==> flow/design.v <==
`timescale 1ns / 1ps
module uart_fifo #(
	parameter DATA_WIDTH = 8,
	parameter DATA_DEPTH = 8
)
(
	input wire aclk,
	input wire aresetn,
	input wire [DATA_WIDTH-1:0]s_axis_tdata,
	input wire s_axis_tvalid,
	output wire s_axis_tready,
	output wire [DATA_WIDTH-1:0]m_axis_tdata,
	output wire m_axis_tvalid,
	input wire m_axis_tready,
	output wire almost_empty,
	output wire almost_full
);
function integer clogb2;
    input [31:0]value;
    begin
        value = value - 1;
        for (clogb2 = 0; value > 0; clogb2 = clogb2 + 1) begin
            value = value >> 1;
        end
    end
endfunction
localparam RWIDTH = clogb2(DATA_DEPTH);
localparam CWIDTH = RWIDTH+1;
reg [DATA_WIDTH-1:0]data[DATA_DEPTH-1:0];
reg [RWIDTH-1:0]head;
reg [RWIDTH-1:0]tail;
reg [CWIDTH-1:0]count;
reg tready;
reg [DATA_WIDTH-1:0]tdata;
reg tvalid;
reg aempty;
reg afull;
wire wr_valid;
wire rd_valid;
integer i;
assign s_axis_tready = tready;
assign m_axis_tdata = tdata;
assign m_axis_tvalid = tvalid;
assign wr_valid = s_axis_tvalid & s_axis_tready;
assign rd_valid = m_axis_tvalid & m_axis_tready;
assign almost_empty = aempty;
assign almost_full = afull; 
always @(posedge aclk) begin
	if (aresetn == 1'b0) begin
		for (i = 0; i < DATA_DEPTH-1; i = i + 1) begin
			data[i] <= 0;
		end
		head <= 0;
		tail <= 0;
		count <= 0;
	end else begin
		case ({wr_valid,rd_valid})
		2'b00: begin
			head <= head;
			tail <= tail;
			count <= count;
		end
		2'b01: begin
			head <= head;
			tail <= tail + 1;
			count <= count - 1;
		end
		2'b10: begin
			data[head] <= s_axis_tdata;
			head <= head + 1;
			tail <= tail;
			count <= count + 1;
		end
		2'b11: begin
			data[head] <= s_axis_tdata;
			head <= head + 1;
			tail <= tail + 1;
			count <= count;
		end
		endcase
	end
end
always @(*) begin
	if (aresetn == 1'b0) begin
		tready <= 1'b0;
		tdata <= 0;
		tvalid <= 1'b0;
	end else begin
		tready <= (count < DATA_DEPTH) ? 1'b1 : 1'b0;
		tdata <= data[tail];
		tvalid <= (count > 0) ? 1'b1 : 1'b0;
	end
end
always @(*) begin
	if (aresetn == 1'b0) begin
		aempty <= 1'b0;
		afull <= 1'b0;
	end else begin
		aempty <= (count <= 1) ? 1'b1 : 1'b0;
		afull <= (count >= (DATA_DEPTH - 1)) ? 1'b1 : 1'b0;
	end
end
endmodule
`timescale 1ns / 1ps
module uart_prescaler
(
	input wire clk,
	input wire rst,
	input wire en,
	input wire [15:0]div,
	output wire stb,
	output wire half
);
reg [15:0]cnt;
reg stb_out;
reg half_out;
assign stb = stb_out;
assign half = half_out;
always @(posedge clk) begin
	if (rst == 1'b1) begin
		cnt <= 0;
	end else begin
		if (en == 1'b1) begin
			if (cnt == (div - 1)) begin
				cnt <= 0;
			end else begin
				cnt <= cnt + 1;
			end 
		end else begin
			cnt <= 0;
		end
	end
end
always @(*) begin
	if (rst == 1'b1) begin
		stb_out <= 1'b0;
	end else begin
		stb_out <= (cnt == (div - 1)) ? 1'b1 : 1'b0;
	end
end
always @(*) begin
	if (rst == 1'b1) begin
		half_out <= 1'b0;
	end else begin
		half_out <= (cnt == ({1'b0,div[15:1]} - 1)) ? 1'b1 : 1'b0;
	end
end
endmodule
`timescale 1ns / 1ps
module uart_rx #(
	parameter BAUD_PRESCALER = 12,	
	parameter PARITY = 0,
	parameter BYTE_SIZE = 8,
	parameter STOP_BITS = 0,
	parameter FIFO_DEPTH = 16
)
(
	input wire aclk,
	input wire aresetn,
	input wire [23:0]s_axis_config_tdata,
	input wire s_axis_config_tvalid,
	output wire s_axis_config_tready,
	output wire [15:0]m_axis_tdata,
	output wire [0:0]m_axis_tuser,
	output wire m_axis_tvalid,
	input wire m_axis_tready,
	input wire rxd,
	output wire rtsn
);
localparam STATE_IDLE = 0;
localparam STATE_START = 1;
localparam STATE_BYTE = 2;
localparam STATE_PAR = 3;
localparam STATE_STOP = 4;
localparam STATE_END = 5;
localparam PARITY_NONE = 3'd0;
localparam PARITY_EVEN = 3'd1;
localparam PARITY_ODD = 3'd2;
localparam PARITY_MARK = 3'd3;
localparam PARITY_SPACE = 3'd4;
localparam STOP_BITS_ONE = 1'd0;
localparam STOP_BITS_TWO = 1'd1;
reg [3:0]state;
reg [15:0]prescaler;
reg [2:0]parity;
reg [3:0]byte_size;
reg [0:0]stop_bits;
reg pre_en;
wire pre_stb;
wire pre_half;
reg [15:0]s_data;
reg s_valid;
wire s_ready;
reg [15:0]rx_data;
reg rx_par;
reg rx_par_rcv;
reg [7:0]byte_cnt;
reg [15:0]bit_cnt;
reg bit_rec;
reg parity_error;
wire afull;
(* IOB = "TRUE" *) reg rxd_in;
(* IOB = "TRUE" *) reg rtsn_out;
wire rx_fall;
wire rx_rise;
assign s_axis_config_tready = (state == STATE_IDLE) ? 1'b1 : 1'b0;
assign rtsn = rtsn_out;
always @(posedge aclk) begin
	if (aresetn == 1'b0) begin
		prescaler <= BAUD_PRESCALER;
		parity <= PARITY;
		byte_size <= BYTE_SIZE;
		stop_bits <= STOP_BITS;
	end else begin
		if ((s_axis_config_tvalid == 1'b1) && (s_axis_config_tready == 1'b1)) begin
			prescaler <= s_axis_config_tdata[15:0];
			parity <= s_axis_config_tdata[18:16];
			byte_size <= s_axis_config_tdata[22:19];
			stop_bits <= s_axis_config_tdata[23];
		end
	end
end
always @(posedge aclk) begin
	if (aresetn == 1'b0) begin
		rxd_in <= 1'b0;
		rtsn_out <= 1'b1;
	end else begin
		rxd_in <= rxd;
		rtsn_out <= (afull) ? 1'b1 : 1'b0;
	end
end
always @(posedge aclk) begin
	if (aresetn == 1'b0) begin
		bit_cnt <= 0;
	end else begin
		if (state != STATE_IDLE) begin
			if (pre_stb == 1'b1) begin
				bit_cnt <= 0;
			end else begin
				bit_cnt <= bit_cnt + rxd_in;
			end
		end else begin
			bit_cnt <= 0;
		end
	end
end
always @(*) begin
	if (aresetn == 1'b0) begin
		bit_rec <= 1'b0;
	end else begin
		bit_rec <= (bit_cnt >= {1'b0,prescaler[15:1]}) ? 1'b1 : 1'b0;
	end
end
always @(posedge aclk) begin
	if (aresetn == 1'b0) begin
		pre_en <= 1'b0;
		s_data <= 0;
		s_valid <= 1'b0;
		rx_data <= 0;
		byte_cnt <= 0;
		rx_par_rcv <= 1'b0;
		state <= STATE_IDLE;
	end else begin
		case (state)
		STATE_IDLE: begin
			if (rx_fall == 1'b1) begin
				pre_en <= 1'b1;
				state <= STATE_START;
			end else begin
				pre_en <= 1'b0;
			end
		end
		STATE_START: begin
			if (pre_stb == 1'b1) begin
				if (bit_rec == 1'b0) begin
					byte_cnt <= 0;
					rx_data <= 0;
					state <= STATE_BYTE;
				end else begin
					state <= STATE_IDLE;
				end
			end
		end
		STATE_BYTE: begin
			if (pre_stb == 1'b1) begin
				rx_data[byte_cnt] <= bit_rec;
				if (byte_cnt == (byte_size - 1)) begin
					if (parity == PARITY_NONE) begin
						state <= STATE_STOP;
					end else begin
						state <= STATE_PAR;
					end
				end else begin
					byte_cnt <= byte_cnt + 1;
				end
			end
		end
		STATE_PAR: begin
			if (pre_stb == 1'b1) begin
				rx_par_rcv <= bit_rec;
				state <= STATE_STOP;
			end
		end
		STATE_STOP: begin
			if (pre_half == 1'b1) begin
				state <= STATE_END;
			end
		end
		STATE_END: begin
			if (s_valid == 1'b0) begin
				s_valid <= 1'b1;
				s_data <= rx_data;
				if (rx_par != rx_par_rcv) begin
					parity_error <= 1'b1;
				end else begin
					parity_error <= 1'b0;
				end
			end else begin
				s_valid <= 1'b0;
				if (s_ready == 1'b1) begin
				end else begin
				end
				state <= STATE_IDLE;
			end
			pre_en <= 1'b0;
		end
		endcase
	end
end
always @(posedge aclk) begin
	if (aresetn == 1'b0) begin
		rx_par <= 1'b0;
	end else begin
		case (state)
		STATE_BYTE: begin
			if (pre_stb == 1'b1) begin
				case (parity)
				PARITY_EVEN: rx_par <= rx_par + bit_rec;
				PARITY_ODD: rx_par <= rx_par + bit_rec;
				default: rx_par <= rx_par;
				endcase
			end
		end
		STATE_PAR: begin
			rx_par <= rx_par;
		end
		STATE_STOP: begin
			rx_par <= rx_par;
		end
		default: begin
			case (parity)
			PARITY_EVEN: rx_par <= 1'b0;
			PARITY_ODD: rx_par <= 1'b1;
			PARITY_MARK: rx_par <= 1'b1;
			PARITY_SPACE: rx_par <= 1'b0;
			endcase
		end
		endcase
	end
end
uart_fifo #(
	.DATA_WIDTH(16+1),
	.DATA_DEPTH(FIFO_DEPTH)
) fifo_sync_inst (
	.aclk(aclk),
	.aresetn(aresetn),
	.s_axis_tdata({parity_error,s_data}),
	.s_axis_tvalid(s_valid),
	.s_axis_tready(s_ready),
	.m_axis_tdata({m_axis_tuser,m_axis_tdata}),
	.m_axis_tvalid(m_axis_tvalid),
	.m_axis_tready(m_axis_tready),
	.almost_full(afull)
);
uart_prescaler prescaler_inst (
	.clk(aclk),
	.rst(~aresetn),
	.en(pre_en),
	.div(prescaler),	
	.stb(pre_stb),
	.half(pre_half)
);
edge_detect #(
	.ZERO_DELAY("TRUE")
) edge_detect_inst (
	.clk(aclk),
	.sig(rxd_in),
	.fall(rx_fall),
	.rise(rx_rise)
);
endmodule
module edge_detect #(
	parameter ZERO_DELAY = "FALSE"
)
(
	input wire clk,
	input wire sig,
	output wire fall,
	output wire rise
);
reg [1:0]sig_ff;
reg fall_out;
reg rise_out;
assign fall = fall_out;
assign rise = rise_out;
always @(posedge clk) begin
	sig_ff[0] <= sig;
	sig_ff[1] <= sig_ff[0];
end
generate if (ZERO_DELAY == "FALSE") begin
	always @(posedge clk) begin
		if (sig_ff[0] & ~sig_ff[1]) begin
			rise_out <= 1'b1;
		end else begin
			rise_out <= 1'b0;
		end
		if (~sig_ff[0] & sig_ff[1]) begin
			fall_out <= 1'b1;
		end else begin
			fall_out <= 1'b0;
		end
	end
end else begin
	always @(sig, sig_ff[0]) begin
		rise_out <= sig & ~sig_ff[0];
		fall_out <= ~sig & sig_ff[0];
	end
end endgenerate
endmodule
`timescale 1ns / 1ps
module uart_tx #(
	parameter BAUD_PRESCALER = 12,
	parameter PARITY = 0,
	parameter BYTE_SIZE = 8,
	parameter STOP_BITS = 0,
	parameter FIFO_DEPTH = 16
)
(
	input wire aclk,
	input wire aresetn,
	input wire [23:0]s_axis_config_tdata,
	input wire s_axis_config_tvalid,
	output wire s_axis_config_tready,
	input wire [15:0]s_axis_tdata,
	input wire s_axis_tvalid,
	output wire s_axis_tready,
	output wire txd,
	input wire ctsn 
);
localparam PARITY_NONE = 3'd0;
localparam PARITY_EVEN = 3'd1;
localparam PARITY_ODD = 3'd2;
localparam PARITY_MARK = 3'd3;
localparam PARITY_SPACE = 3'd4;
localparam STOP_BITS_ONE = 1'd0;
localparam STOP_BITS_TWO = 1'd1;
localparam STATE_IDLE = 0;
localparam STATE_START = 1;
localparam STATE_BYTE = 2;
localparam STATE_PAR = 3;
localparam STATE_STOP = 4;
localparam STATE_END = 5;
reg [3:0]state;
reg [15:0]prescaler;
reg [2:0]parity;
reg [3:0]byte_size;
reg [0:0]stop_bits;
wire [15:0]m_data;
wire m_valid;
reg m_ready;
reg [15:0]counter;
reg pre_en;
wire pre_stb;
reg [15:0]tx_data;
reg tx_par;
(* IOB = "TRUE" *) reg txd_out;
assign txd = txd_out;
assign s_axis_config_tready = (state == STATE_IDLE) ? 1'b1 : 1'b0;
always @(posedge aclk) begin
	if (aresetn == 1'b0) begin
		prescaler <= BAUD_PRESCALER;
		parity <= PARITY;
		byte_size <= BYTE_SIZE;
		stop_bits <= STOP_BITS;
	end else begin
		if ((s_axis_config_tvalid == 1'b1) && (s_axis_config_tready == 1'b1)) begin
			prescaler <= s_axis_config_tdata[15:0];
			parity <= s_axis_config_tdata[18:16];
			byte_size <= s_axis_config_tdata[22:19];
			stop_bits <= s_axis_config_tdata[23];
		end
	end
end
always @(posedge aclk) begin
	if (aresetn <= 1'b0) begin
		txd_out <= 1'b0;
	end else begin
		case (state)
		STATE_IDLE: begin
			txd_out <= 1'b1;
		end
		STATE_START: begin
			txd_out <= 1'b0;
		end
		STATE_BYTE: begin
			txd_out <= tx_data[0];
		end
		STATE_PAR: begin
			txd_out <= tx_par;
		end
		STATE_STOP: begin
			txd_out <= 1'b1;
		end
		STATE_END: begin
			txd_out <= 1'b1;
		end
		default: begin
			txd_out <= 1'b1;
		end
		endcase
	end
end
always @(posedge aclk) begin
	if (aresetn == 1'b0) begin
		pre_en <= 1'b0;
		m_ready <= 1'b0;
		tx_data <= 0;
		counter <= 0;
		state <= STATE_IDLE;
	end else begin
		case (state)
		STATE_IDLE: begin
			if (m_ready == 1'b0) begin
				if (ctsn == 1'b0) begin
					m_ready <= 1'b1;
				end
			end else begin
				if (m_valid == 1'b1) begin
					m_ready <= 1'b0;
					tx_data <= m_data;
					counter <= 0;
					pre_en <= 1'b1;
					state <= STATE_START;
				end
			end
		end
		STATE_START: begin
			if (pre_stb == 1'b1) begin
				state <= STATE_BYTE;
			end
		end
		STATE_BYTE: begin
			if (pre_stb == 1'b1) begin
				tx_data[14:0] <= tx_data[15:1];
				if (counter == (byte_size - 1)) begin
					counter <= 0;
					if (parity == PARITY_NONE) begin
						state <= STATE_STOP;
					end else begin
						state <= STATE_PAR;
					end
				end else begin
					counter <= counter + 1;
				end
			end
		end
		STATE_PAR: begin
			if (pre_stb == 1'b1) begin
				state <= STATE_STOP;
			end
		end
		STATE_STOP: begin
			if (pre_stb == 1'b1) begin
				case (stop_bits)
				STOP_BITS_ONE: begin
					state <= STATE_END;
				end
				STOP_BITS_TWO: begin
					if (counter == 1) begin
						counter <= 0;
						state <= STATE_END;
					end else begin
						counter <= counter + 1;
					end
				end
				endcase
			end
		end
		STATE_END: begin
			if (m_ready == 1'b0) begin
				pre_en <= 1'b0;
				m_ready <= 1'b1;
			end else begin
				m_ready <= 1'b0;
				if (m_valid == 1'b1) begin
					tx_data <= m_data;
					pre_en <= 1'b1;
					state <= STATE_START;
				end else begin
					state <= STATE_IDLE;
				end
			end
		end
		default: begin
			state <= STATE_IDLE;
		end		
		endcase
	end
end
always @(posedge aclk) begin
	if (aresetn == 1'b0) begin
		tx_par <= 1'b0;
	end else begin
		case (state)
		STATE_BYTE: begin
			if (pre_stb == 1'b1) begin
				case (parity)
				PARITY_EVEN: tx_par <= tx_par + tx_data[0];
				PARITY_ODD: tx_par <= tx_par + tx_data[0];
				default: tx_par <= tx_par;
				endcase
			end
		end
		STATE_PAR: begin
			tx_par <= tx_par;
		end
		default: begin
			case (parity)
			PARITY_EVEN: tx_par <= 1'b0;
			PARITY_ODD: tx_par <= 1'b1;
			PARITY_MARK: tx_par <= 1'b1;
			PARITY_SPACE: tx_par <= 1'b0;
			endcase
		end
		endcase
	end
end
uart_fifo #(
	.DATA_WIDTH(16),
	.DATA_DEPTH(FIFO_DEPTH)
) fifo_sync_inst (
	.aclk(aclk),
	.aresetn(aresetn),
	.s_axis_tdata(s_axis_tdata),
	.s_axis_tvalid(s_axis_tvalid),
	.s_axis_tready(s_axis_tready),
	.m_axis_tdata(m_data),
	.m_axis_tvalid(m_valid),
	.m_axis_tready(m_ready)
);
uart_prescaler prescaler_inst (
	.clk(aclk),
	.rst(~aresetn),
	.en(pre_en),
	.div(prescaler),	
	.stb(pre_stb)
);
endmodule
`timescale 1ns / 1ps
module axis_uart_v1_0 #(
	parameter integer BAUD_PRESCALER = 10,	 
	parameter integer PARITY = 0, 			 
	parameter integer BYTE_SIZE = 8, 		 
	parameter integer STOP_BITS = 0, 		 
	parameter integer FIFO_DEPTH = 16,		 
	parameter integer FLOW_CONTROL = 1,		 
	parameter integer DYNAMIC_CONFIG = 1	 
)
(
	input wire aclk,
	input wire aresetn,
	input wire [23:0]s_axis_config_tdata,	 
	input wire s_axis_config_tvalid,
	output wire s_axis_config_tready,
	input wire [15:0]s_axis_tdata,
	input wire s_axis_tvalid,
	output wire s_axis_tready,
	output wire [15:0]m_axis_tdata,
	output wire m_axis_tuser,				 
	output wire m_axis_tvalid,
	input wire m_axis_tready,
	output wire tx,
	input wire rx,
	output wire rts,						 
	input wire cts							 
);
wire s_axis_config_tx_tready;
wire s_axis_config_rx_tready;
assign s_axis_config_tready = (DYNAMIC_CONFIG) ? s_axis_config_tx_tready & s_axis_config_rx_tready : 1'b0;
uart_tx #(
	.BAUD_PRESCALER(BAUD_PRESCALER),
	.PARITY(PARITY),
	.BYTE_SIZE(BYTE_SIZE),
	.STOP_BITS(STOP_BITS),
	.FIFO_DEPTH(FIFO_DEPTH)
) uart_tx_inst (
	.aclk(aclk),
	.aresetn(aresetn),
	.s_axis_config_tdata(s_axis_config_tdata),
	.s_axis_config_tvalid((DYNAMIC_CONFIG) ? (s_axis_config_tvalid & s_axis_config_rx_tready) : 1'b0),
	.s_axis_config_tready(s_axis_config_tx_tready),
	.s_axis_tdata(s_axis_tdata),
	.s_axis_tvalid(s_axis_tvalid),
	.s_axis_tready(s_axis_tready),
	.txd(tx),
	.ctsn(FLOW_CONTROL ? cts : 1'b0)
);
uart_rx #(
	.BAUD_PRESCALER(BAUD_PRESCALER),
	.PARITY(PARITY),
	.BYTE_SIZE(BYTE_SIZE),
	.STOP_BITS(STOP_BITS),
	.FIFO_DEPTH(FIFO_DEPTH)
) uart_rx_inst (
	.aclk(aclk),
	.aresetn(aresetn),
	.s_axis_config_tdata(s_axis_config_tdata),
	.s_axis_config_tvalid((DYNAMIC_CONFIG) ? (s_axis_config_tvalid & s_axis_config_tx_tready) : 1'b0),
	.s_axis_config_tready(s_axis_config_rx_tready),
	.m_axis_tdata(m_axis_tdata),
	.m_axis_tuser(m_axis_tuser),
	.m_axis_tvalid(m_axis_tvalid),
	.m_axis_tready(m_axis_tready),
	.rxd(rx),
	.rtsn(rts)
);
endmodule
Memo
Re: synthesis data of axis_uart_v1_0

### From RTL to reports: axis_uart_v1_0

Tool output for the design above before and after an edit, in the order of the flow.
"unedited" refers to lines of the RTL above, "edited" to lines of the edited file.
"change" is "edited" less "unedited", of the values as shown; "rel. change" is that difference over "unedited", in percent.
Operators: Yosys type, input widths -> output width; for muxes data width and select width s.
Library cell names are shortened.
The mark - stands for no value.

* top module: axis_uart_v1_0
* clock port: aclk
* library: sky130hd
* library corner: tt_025C_1v80

### The edit

Unified diff, file above to edited file.
The edit is scripted: it alters the design's behaviour and was not made to optimise anything.

```diff
@@ -676,5 +676,5 @@
 	input wire s_axis_tvalid,
 	output wire s_axis_tready,
-	output wire [15:0]m_axis_tdata,
+	output wire [15:0]m_axis_tdata_ext,
 	output wire m_axis_tuser,				 
 	output wire m_axis_tvalid,
@@ -685,4 +685,8 @@
 	input wire cts							 
 );
+wire [15:0] m_axis_tdata;
+reg [15:0] m_axis_tdata_s1;
+always @(posedge aclk) m_axis_tdata_s1 <= m_axis_tdata;
+assign m_axis_tdata_ext = m_axis_tdata_s1;
 wire s_axis_config_tx_tready;
 wire s_axis_config_rx_tready;
```

### Word level

Source: Yosys, flattened and elaborated, memories not mapped. Widths are those after wreduce. Print and check cells do not count.
Memory sizes are those after Yosys's memory passes, which may raise the word count (mostly to a power of two), join words into wider ones and drop unused or constant bits.

Bit counts
* memory bits (writable): unedited 528, edited 528, change 0, rel. change 0.00%
* memories: unedited 2, edited 2, change 0, rel. change 0.00%
* bits in registers: unedited 213, edited 229, change +16, rel. change +7.51%
* input port bits: unedited 47, edited 47, change 0, rel. change 0.00%
* cells after elaboration: unedited 323, edited 324, change +1, rel. change +0.31%
* output and inout bits: unedited 22, edited 22, change 0, rel. change 0.00%

Operators by class
* reductions and logical operators: unedited 55, edited 55, change 0, rel. change 0.00%
* magnitude comparators: unedited 7, edited 7, change 0, rel. change 0.00%
* muxes and demuxes: unedited 120, edited 120, change 0, rel. change 0.00%
* bitwise gates (word level): unedited 22, edited 22, change 0, rel. change 0.00%
* add/sub/neg operators: unedited 21, edited 21, change 0, rel. change 0.00%
* equality and inequality tests: unedited 58, edited 58, change 0, rel. change 0.00%
* shift-type cells: unedited 2, edited 2, change 0, rel. change 0.00%

Operators with widths
* $mux 1: unedited 44, edited 44, change 0, rel. change 0.00%
* $mux 4: unedited 24, edited 24, change 0, rel. change 0.00%
* $reduce_or 2->1: unedited 18, edited 18, change 0, rel. change 0.00%
* $mux 16: unedited 15, edited 15, change 0, rel. change 0.00%
* $ne 2x2->1 const B: unedited 15, edited 15, change 0, rel. change 0.00%
* $pmux 1 s2: unedited 11, edited 11, change 0, rel. change 0.00%
* $ne 2x1->1 const B: unedited 10, edited 10, change 0, rel. change 0.00%
* $not 1->1: unedited 9, edited 9, change 0, rel. change 0.00%
* $and 1x1->1: unedited 8, edited 8, change 0, rel. change 0.00%
* $reduce_or 3->1: unedited 7, edited 7, change 0, rel. change 0.00%
* $mux 17: unedited 6, edited 6, change 0, rel. change 0.00%
* $add 4x1->4 const B: unedited 4, edited 4, change 0, rel. change 0.00%
* $eq 16x32->1: unedited 4, edited 4, change 0, rel. change 0.00%
* $eq 2x2->1 const B: unedited 4, edited 4, change 0, rel. change 0.00%
* $eq 3x2->1 const B: unedited 4, edited 4, change 0, rel. change 0.00%
* $eq 4x2->1 const B: unedited 4, edited 4, change 0, rel. change 0.00%
* $eq 4x3->1 const B: unedited 4, edited 4, change 0, rel. change 0.00%
* $mux 8: unedited 4, edited 4, change 0, rel. change 0.00%
* $reduce_and 4->1: unedited 4, edited 4, change 0, rel. change 0.00%
* $reduce_bool 3->1: unedited 4, edited 4, change 0, rel. change 0.00%
* $add 16x1->16 const B: unedited 3, edited 3, change 0, rel. change 0.00%
* $mux 15: unedited 3, edited 3, change 0, rel. change 0.00%
* $reduce_and 2->1: unedited 3, edited 3, change 0, rel. change 0.00%
* $reduce_bool 2->1: unedited 3, edited 3, change 0, rel. change 0.00%
* $add 1x1->1: unedited 2, edited 2, change 0, rel. change 0.00%
* $add 5x1->5 const B: unedited 2, edited 2, change 0, rel. change 0.00%
* $eq 2x1->1 const B: unedited 2, edited 2, change 0, rel. change 0.00%
* $eq 3x1->1 const B: unedited 2, edited 2, change 0, rel. change 0.00%

The list need not be complete.

### Depth

Depth = most cells in a row (Yosys ltp): at word level without a register or memory, in the mapped netlist without a sequential cell, where the memories' decode and read muxes count.

Depth
* depth after elaboration: unedited 9, edited 9, change 0, rel. change 0.00%
* ABC_AREA: unedited 0, edited 0
* mapped depth: unedited 15, edited 17, change +2, rel. change +13.33%
* depth with buffers taken out: unedited 13, edited 13, change 0, rel. change 0.00%

### Synthesis result

The flow's flattened synthesis, as Yosys stat reports it; memories are mapped. The netlist is that of the ABC_AREA named above (0 if unset); the other value can give another one.

Cell types
* nand4_1: unedited 52, edited 23, change -29, rel. change -55.77%
* nor2_1: unedited 170, edited 191, change +21, rel. change +12.35%
* a21oi_1: unedited 138, edited 118, change -20, rel. change -14.49%
* o21ai_1: unedited 21, edited 1, change -20, rel. change -95.24%
* and3_1: unedited 19, edited 38, change +19, rel. change +100.00%
* dfxtp_1: unedited 221, edited 237, change +16, rel. change +7.24%
* a211oi_1: unedited 19, edited 4, change -15, rel. change -78.95%
* inv_1: unedited 70, edited 56, change -14, rel. change -20.00%
* mux2i_1: unedited 25, edited 39, change +14, rel. change +56.00%
* a211o_1: unedited 4, edited 18, change +14, rel. change +350.00%
* a32o_1: unedited 2, edited 16, change +14, rel. change +700.00%
* nor3b_1: unedited 2, edited 14, change +12, rel. change +600.00%
* nand3_1: unedited 56, edited 45, change -11, rel. change -19.64%
* a31o_2: unedited 13, edited 2, change -11, rel. change -84.62%
* and2_1: unedited 526, edited 516, change -10, rel. change -1.90%
* clkbuf_1: unedited 161, edited 151, change -10, rel. change -6.21%
* or3_1: unedited 27, edited 18, change -9, rel. change -33.33%
* buf_1: unedited 21, edited 29, change +8, rel. change +38.10%

The list need not be complete.

Synthesis totals
* sequential part of the area (µm²): unedited 20309.5, edited 20629.8, change +320.3, rel. change +1.58%
* mapped area (µm²): unedited 35871.9, edited 35794.3, change -77.6, rel. change -0.22%
* cells in the netlist: unedited 2918, edited 2878, change -40, rel. change -1.37%
* flip-flop cells: unedited 750, edited 766, change +16, rel. change +2.13%
* buffers: unedited 201, edited 193, change -8, rel. change -3.98%

The figures by module come from a second, unflattened synthesis with its own total; it is not the netlist above.

Second synthesis, totals
* cells (unflattened synthesis): unedited 3345, edited 3361, change +16, rel. change +0.48%
* area (unflattened synthesis) (µm²): unedited 37464.7, edited 37785.0, change +320.3, rel. change +0.85%

Each row is one instance without its submodules.

Modules, unedited
* uart_fifo: area 13518.0 µm², instances 1, cells 973
* uart_fifo: area 12677.2 µm², instances 1, cells 925
* uart_rx: area 4719.5 µm², instances 1, cells 596
* uart_prescaler: area 1746.7 µm², instances 2, cells 231
* uart_tx: area 3002.9 µm², instances 1, cells 383
* edge_detect: area 35.0 µm², instances 1, cells 3
* axis_uart_v1_0: area 18.8 µm², instances 1, cells 3

Modules, edited
* uart_fifo: area 13518.0 µm², instances 1, cells 973
* uart_fifo: area 12677.2 µm², instances 1, cells 925
* uart_rx: area 4719.5 µm², instances 1, cells 596
* uart_prescaler: area 1746.7 µm², instances 2, cells 231
* uart_tx: area 3002.9 µm², instances 1, cells 383
* axis_uart_v1_0: area 339.1 µm², instances 1, cells 19
* edge_detect: area 35.0 µm², instances 1, cells 3

### Worst setup path after synthesis

Path of least setup slack by OpenSTA after synthesis, without wires, with an ideal clock, recovery checks aside; 20% of the period is set as input and as output delay. Where synthesis merged equal registers, the netlist keeps one of their names.

Timing after synthesis
* kind: unedited input to register, edited input to register
* start: unedited input aresetn, edited input aresetn
* end: unedited memory uart_rx_inst.fifo_sync_inst.data[4][0], edited memory uart_tx_inst.fifo_sync_inst.data[10][0]
* external input delay (ps): unedited 1600, edited 1600, change 0, rel. change 0.00%
* period (ps): unedited 8000, edited 8000, change 0, rel. change 0.00%
* delay of the path (ps): unedited 3101, edited 3539, change +438, rel. change +14.12%
* stages on the path: unedited 11, edited 13, change +2, rel. change +18.18%
* launch time at the first pin (ps): unedited 1600, edited 1600, change 0, rel. change 0.00%
* buffers on the path: unedited 2, edited 4, change +2, rel. change +100.00%
* required time (ps): unedited 7585, edited 7589, change +4, rel. change +0.05%
* arrival time (ps): unedited 4286, edited 4728, change +442, rel. change +10.31%
* path slack (ps): unedited 3299, edited 2861, change -438
* period reached after synthesis (ps): unedited 4701, edited 5139, change +438, rel. change +9.32%

"delay of the path" = arrival - input delay + setup time.
"stages on the path": output pins that drive a net of the path, with the launching flip-flop's if there is one; two outputs of one cell count as two.
"period reached after synthesis" is the clock period less the worst setup slack; recovery checks do not enter. This is arithmetic on one report: input and output delays are still those of the set period (20% each).
Between the ends stands the longest chain of elaborated cells between them, by number of cells; it is not shown to be the way that was timed. Of several equally long chains one is given.
Each line given opens the expression or statement behind the cell; cells for indexed reads and writes are added by Yosys, which also makes memories of some case tables.
unedited: The path ends at the enable pin of a flip-flop; only ways to that pin are counted.

On the way, after synthesis, unedited:
* path through: inv_1 -> clkbuf_1 -> a21oi_1 -> and2_1 -> clkbuf_1 -> inv_1 -> ha_1 -> nor2_1 -> nor2_1 -> nand2_1 -> o21ai_0
* cells in the longest elaborated chain: 7

RTL lines, path after synthesis, unedited
* start, declared: RTL line 671 `input wire aresetn,`
* $mux 1: RTL line 84 `if (aresetn == 1'b0) begin`
* $and 1x1->1: RTL line 45 `assign rd_valid = m_axis_tvalid & m_axis_tready;`
* $eq 2x2->1: RTL line 57 `case ({wr_valid,rd_valid})`
* $reduce_or 3->1
* $pmux 1 s2: RTL line 57
* $mux 1: RTL line 49 `if (aresetn == 1'b0) begin`
* $or 1x1->1
* end, declared: RTL line 29 `reg [DATA_WIDTH-1:0]data[DATA_DEPTH-1:0];`

Nets of the timed path that keep an RTL name, with a line that drives or declares them; the list need not be complete.

Named nets, after synthesis, unedited (RTL line)
* m_axis_tvalid: 84

edited: The path ends at the enable pin of a flip-flop; only ways to that pin are counted.

On the way, after synthesis, edited:
* path through: clkbuf_1 -> inv_1 -> clkbuf_1 -> clkbuf_1 -> clkbuf_1 -> nor2_1 -> nand2_1 -> inv_1 -> ha_1 -> nor2_1 -> nor2_1 -> nand2_1 -> o21ai_0
* cells in the longest elaborated chain: 7

RTL lines, path after synthesis, edited
* start, declared: RTL line 671 `input wire aresetn,`
* $mux 1: RTL line 84 `if (aresetn == 1'b0) begin`
* $and 1x1->1: RTL line 44 `assign wr_valid = s_axis_tvalid & s_axis_tready;`
* $eq 2x2->1: RTL line 57 `case ({wr_valid,rd_valid})`
* $reduce_or 3->1
* $pmux 1 s2: RTL line 57
* $mux 1: RTL line 49 `if (aresetn == 1'b0) begin`
* $or 1x1->1
* end, declared: RTL line 29 `reg [DATA_WIDTH-1:0]data[DATA_DEPTH-1:0];`

Named nets, after synthesis, edited (RTL line)
* s_axis_tready: 84

### Path in the finished layout

From the final timing report of each run of pair 1: the path of least setup slack in the routed layout; clock arrival at registers is part of the times.
The path's times are printed in steps of 10 ps; the period is the one set.

Timing post-layout
* kind: unedited register to output, edited register to output
* start: unedited register (name not given), edited register (name not given)
* end: unedited output m_axis_tuser, edited output m_axis_tuser
* required time (ps): unedited 6400, edited 6400, change 0, rel. change 0.00%
* buffers on the path: unedited 2, edited 1, change -1, rel. change -50.00%
* arrival time (ps): unedited 4170, edited 3550, change -620, rel. change -14.87%
* path slack (ps): unedited 2230, edited 2850, change +620
* period (ps): unedited 8000, edited 8000, change 0, rel. change 0.00%
* launch time at the first pin (ps): unedited 640, edited 650, change +10, rel. change +1.56%
* stages on the path: unedited 6, edited 5, change -1, rel. change -16.67%

On the way, post-layout, unedited:
* path through: dfxtp_4 -> buf_4 -> mux4_2 -> mux4_2 -> and2_1 -> clkdlybuf4s50_1

RTL lines, path post-layout, unedited
* end, declared: RTL line 679 `output wire m_axis_tuser,`

unedited: Chain of elaborated cells between the ends: none given.

On the way, post-layout, edited:
* path through: dfxtp_4 -> mux4_2 -> mux4_2 -> and2_1 -> clkdlybuf4s50_1

RTL lines, path post-layout, edited
* end, declared: RTL line 679 `output wire m_axis_tuser,`

edited: Chain of elaborated cells between the ends: none given.

### Measured runs

Both versions went through the flow (Yosys, OpenROAD) with the same settings in each pair. Constraints: input delay and output delay 20% of the set period each, output load 0.01 pF.

Flow settings, pair 1:
* CORE_UTILIZATION: 40
* period_ns: 8.0
* CAP_MARGIN: 20
* CORE_MARGIN: 2
* SLEW_MARGIN: 20

Measured results, pair 1
* total design power (mW): unedited 10.414, edited 10.005, change -0.409, rel. change -3.93%
* die area (µm²): unedited 92091.0, edited 91893.9, change -197.1, rel. change -0.21%
* utilization after routing (%): unedited 45.7, edited 45.7, change 0.0
* worst slack on setup checks (ps): unedited 2230, edited 2847, change +617
* synthesis area (µm²): unedited 35871.9, edited 35794.3, change -77.6, rel. change -0.22%
* post-route setup TNS (ps): unedited 0, edited 0, change 0
* final worst hold slack (ps): unedited 451, edited 418, change -33

Flow settings, pair 2:
* CORE_UTILIZATION: 24
* CTS_CLUSTER_DIAMETER: 256
* CTS_CLUSTER_SIZE: 58
* GPL_ROUTABILITY_DRIVEN: 1
* PLACE_DENSITY_LB_ADDON: 0.05
* SETUP_SLACK_MARGIN: 0.27
* TNS_END_PERCENT: 5
* period_ns: 4.45
* CAP_MARGIN: 20
* CORE_MARGIN: 2
* SLEW_MARGIN: 20

Measured results, pair 2
* total design power (mW): unedited 14.620, edited 14.049, change -0.571, rel. change -3.91%
* die area (µm²): unedited 152576.0, edited 152248.0, change -328.0, rel. change -0.21%
* utilization after routing (%): unedited 26.7, edited 26.7, change 0.0
* worst slack on setup checks (ps): unedited 380, edited 486, change +106
* synthesis area (µm²): unedited 35871.9, edited 35794.3, change -77.6, rel. change -0.22%
* post-route setup TNS (ps): unedited 0, edited 0, change 0
* final worst hold slack (ps): unedited 421, edited 418, change -3

"total design power" is the tool's figure for a default switching activity; nothing was simulated.
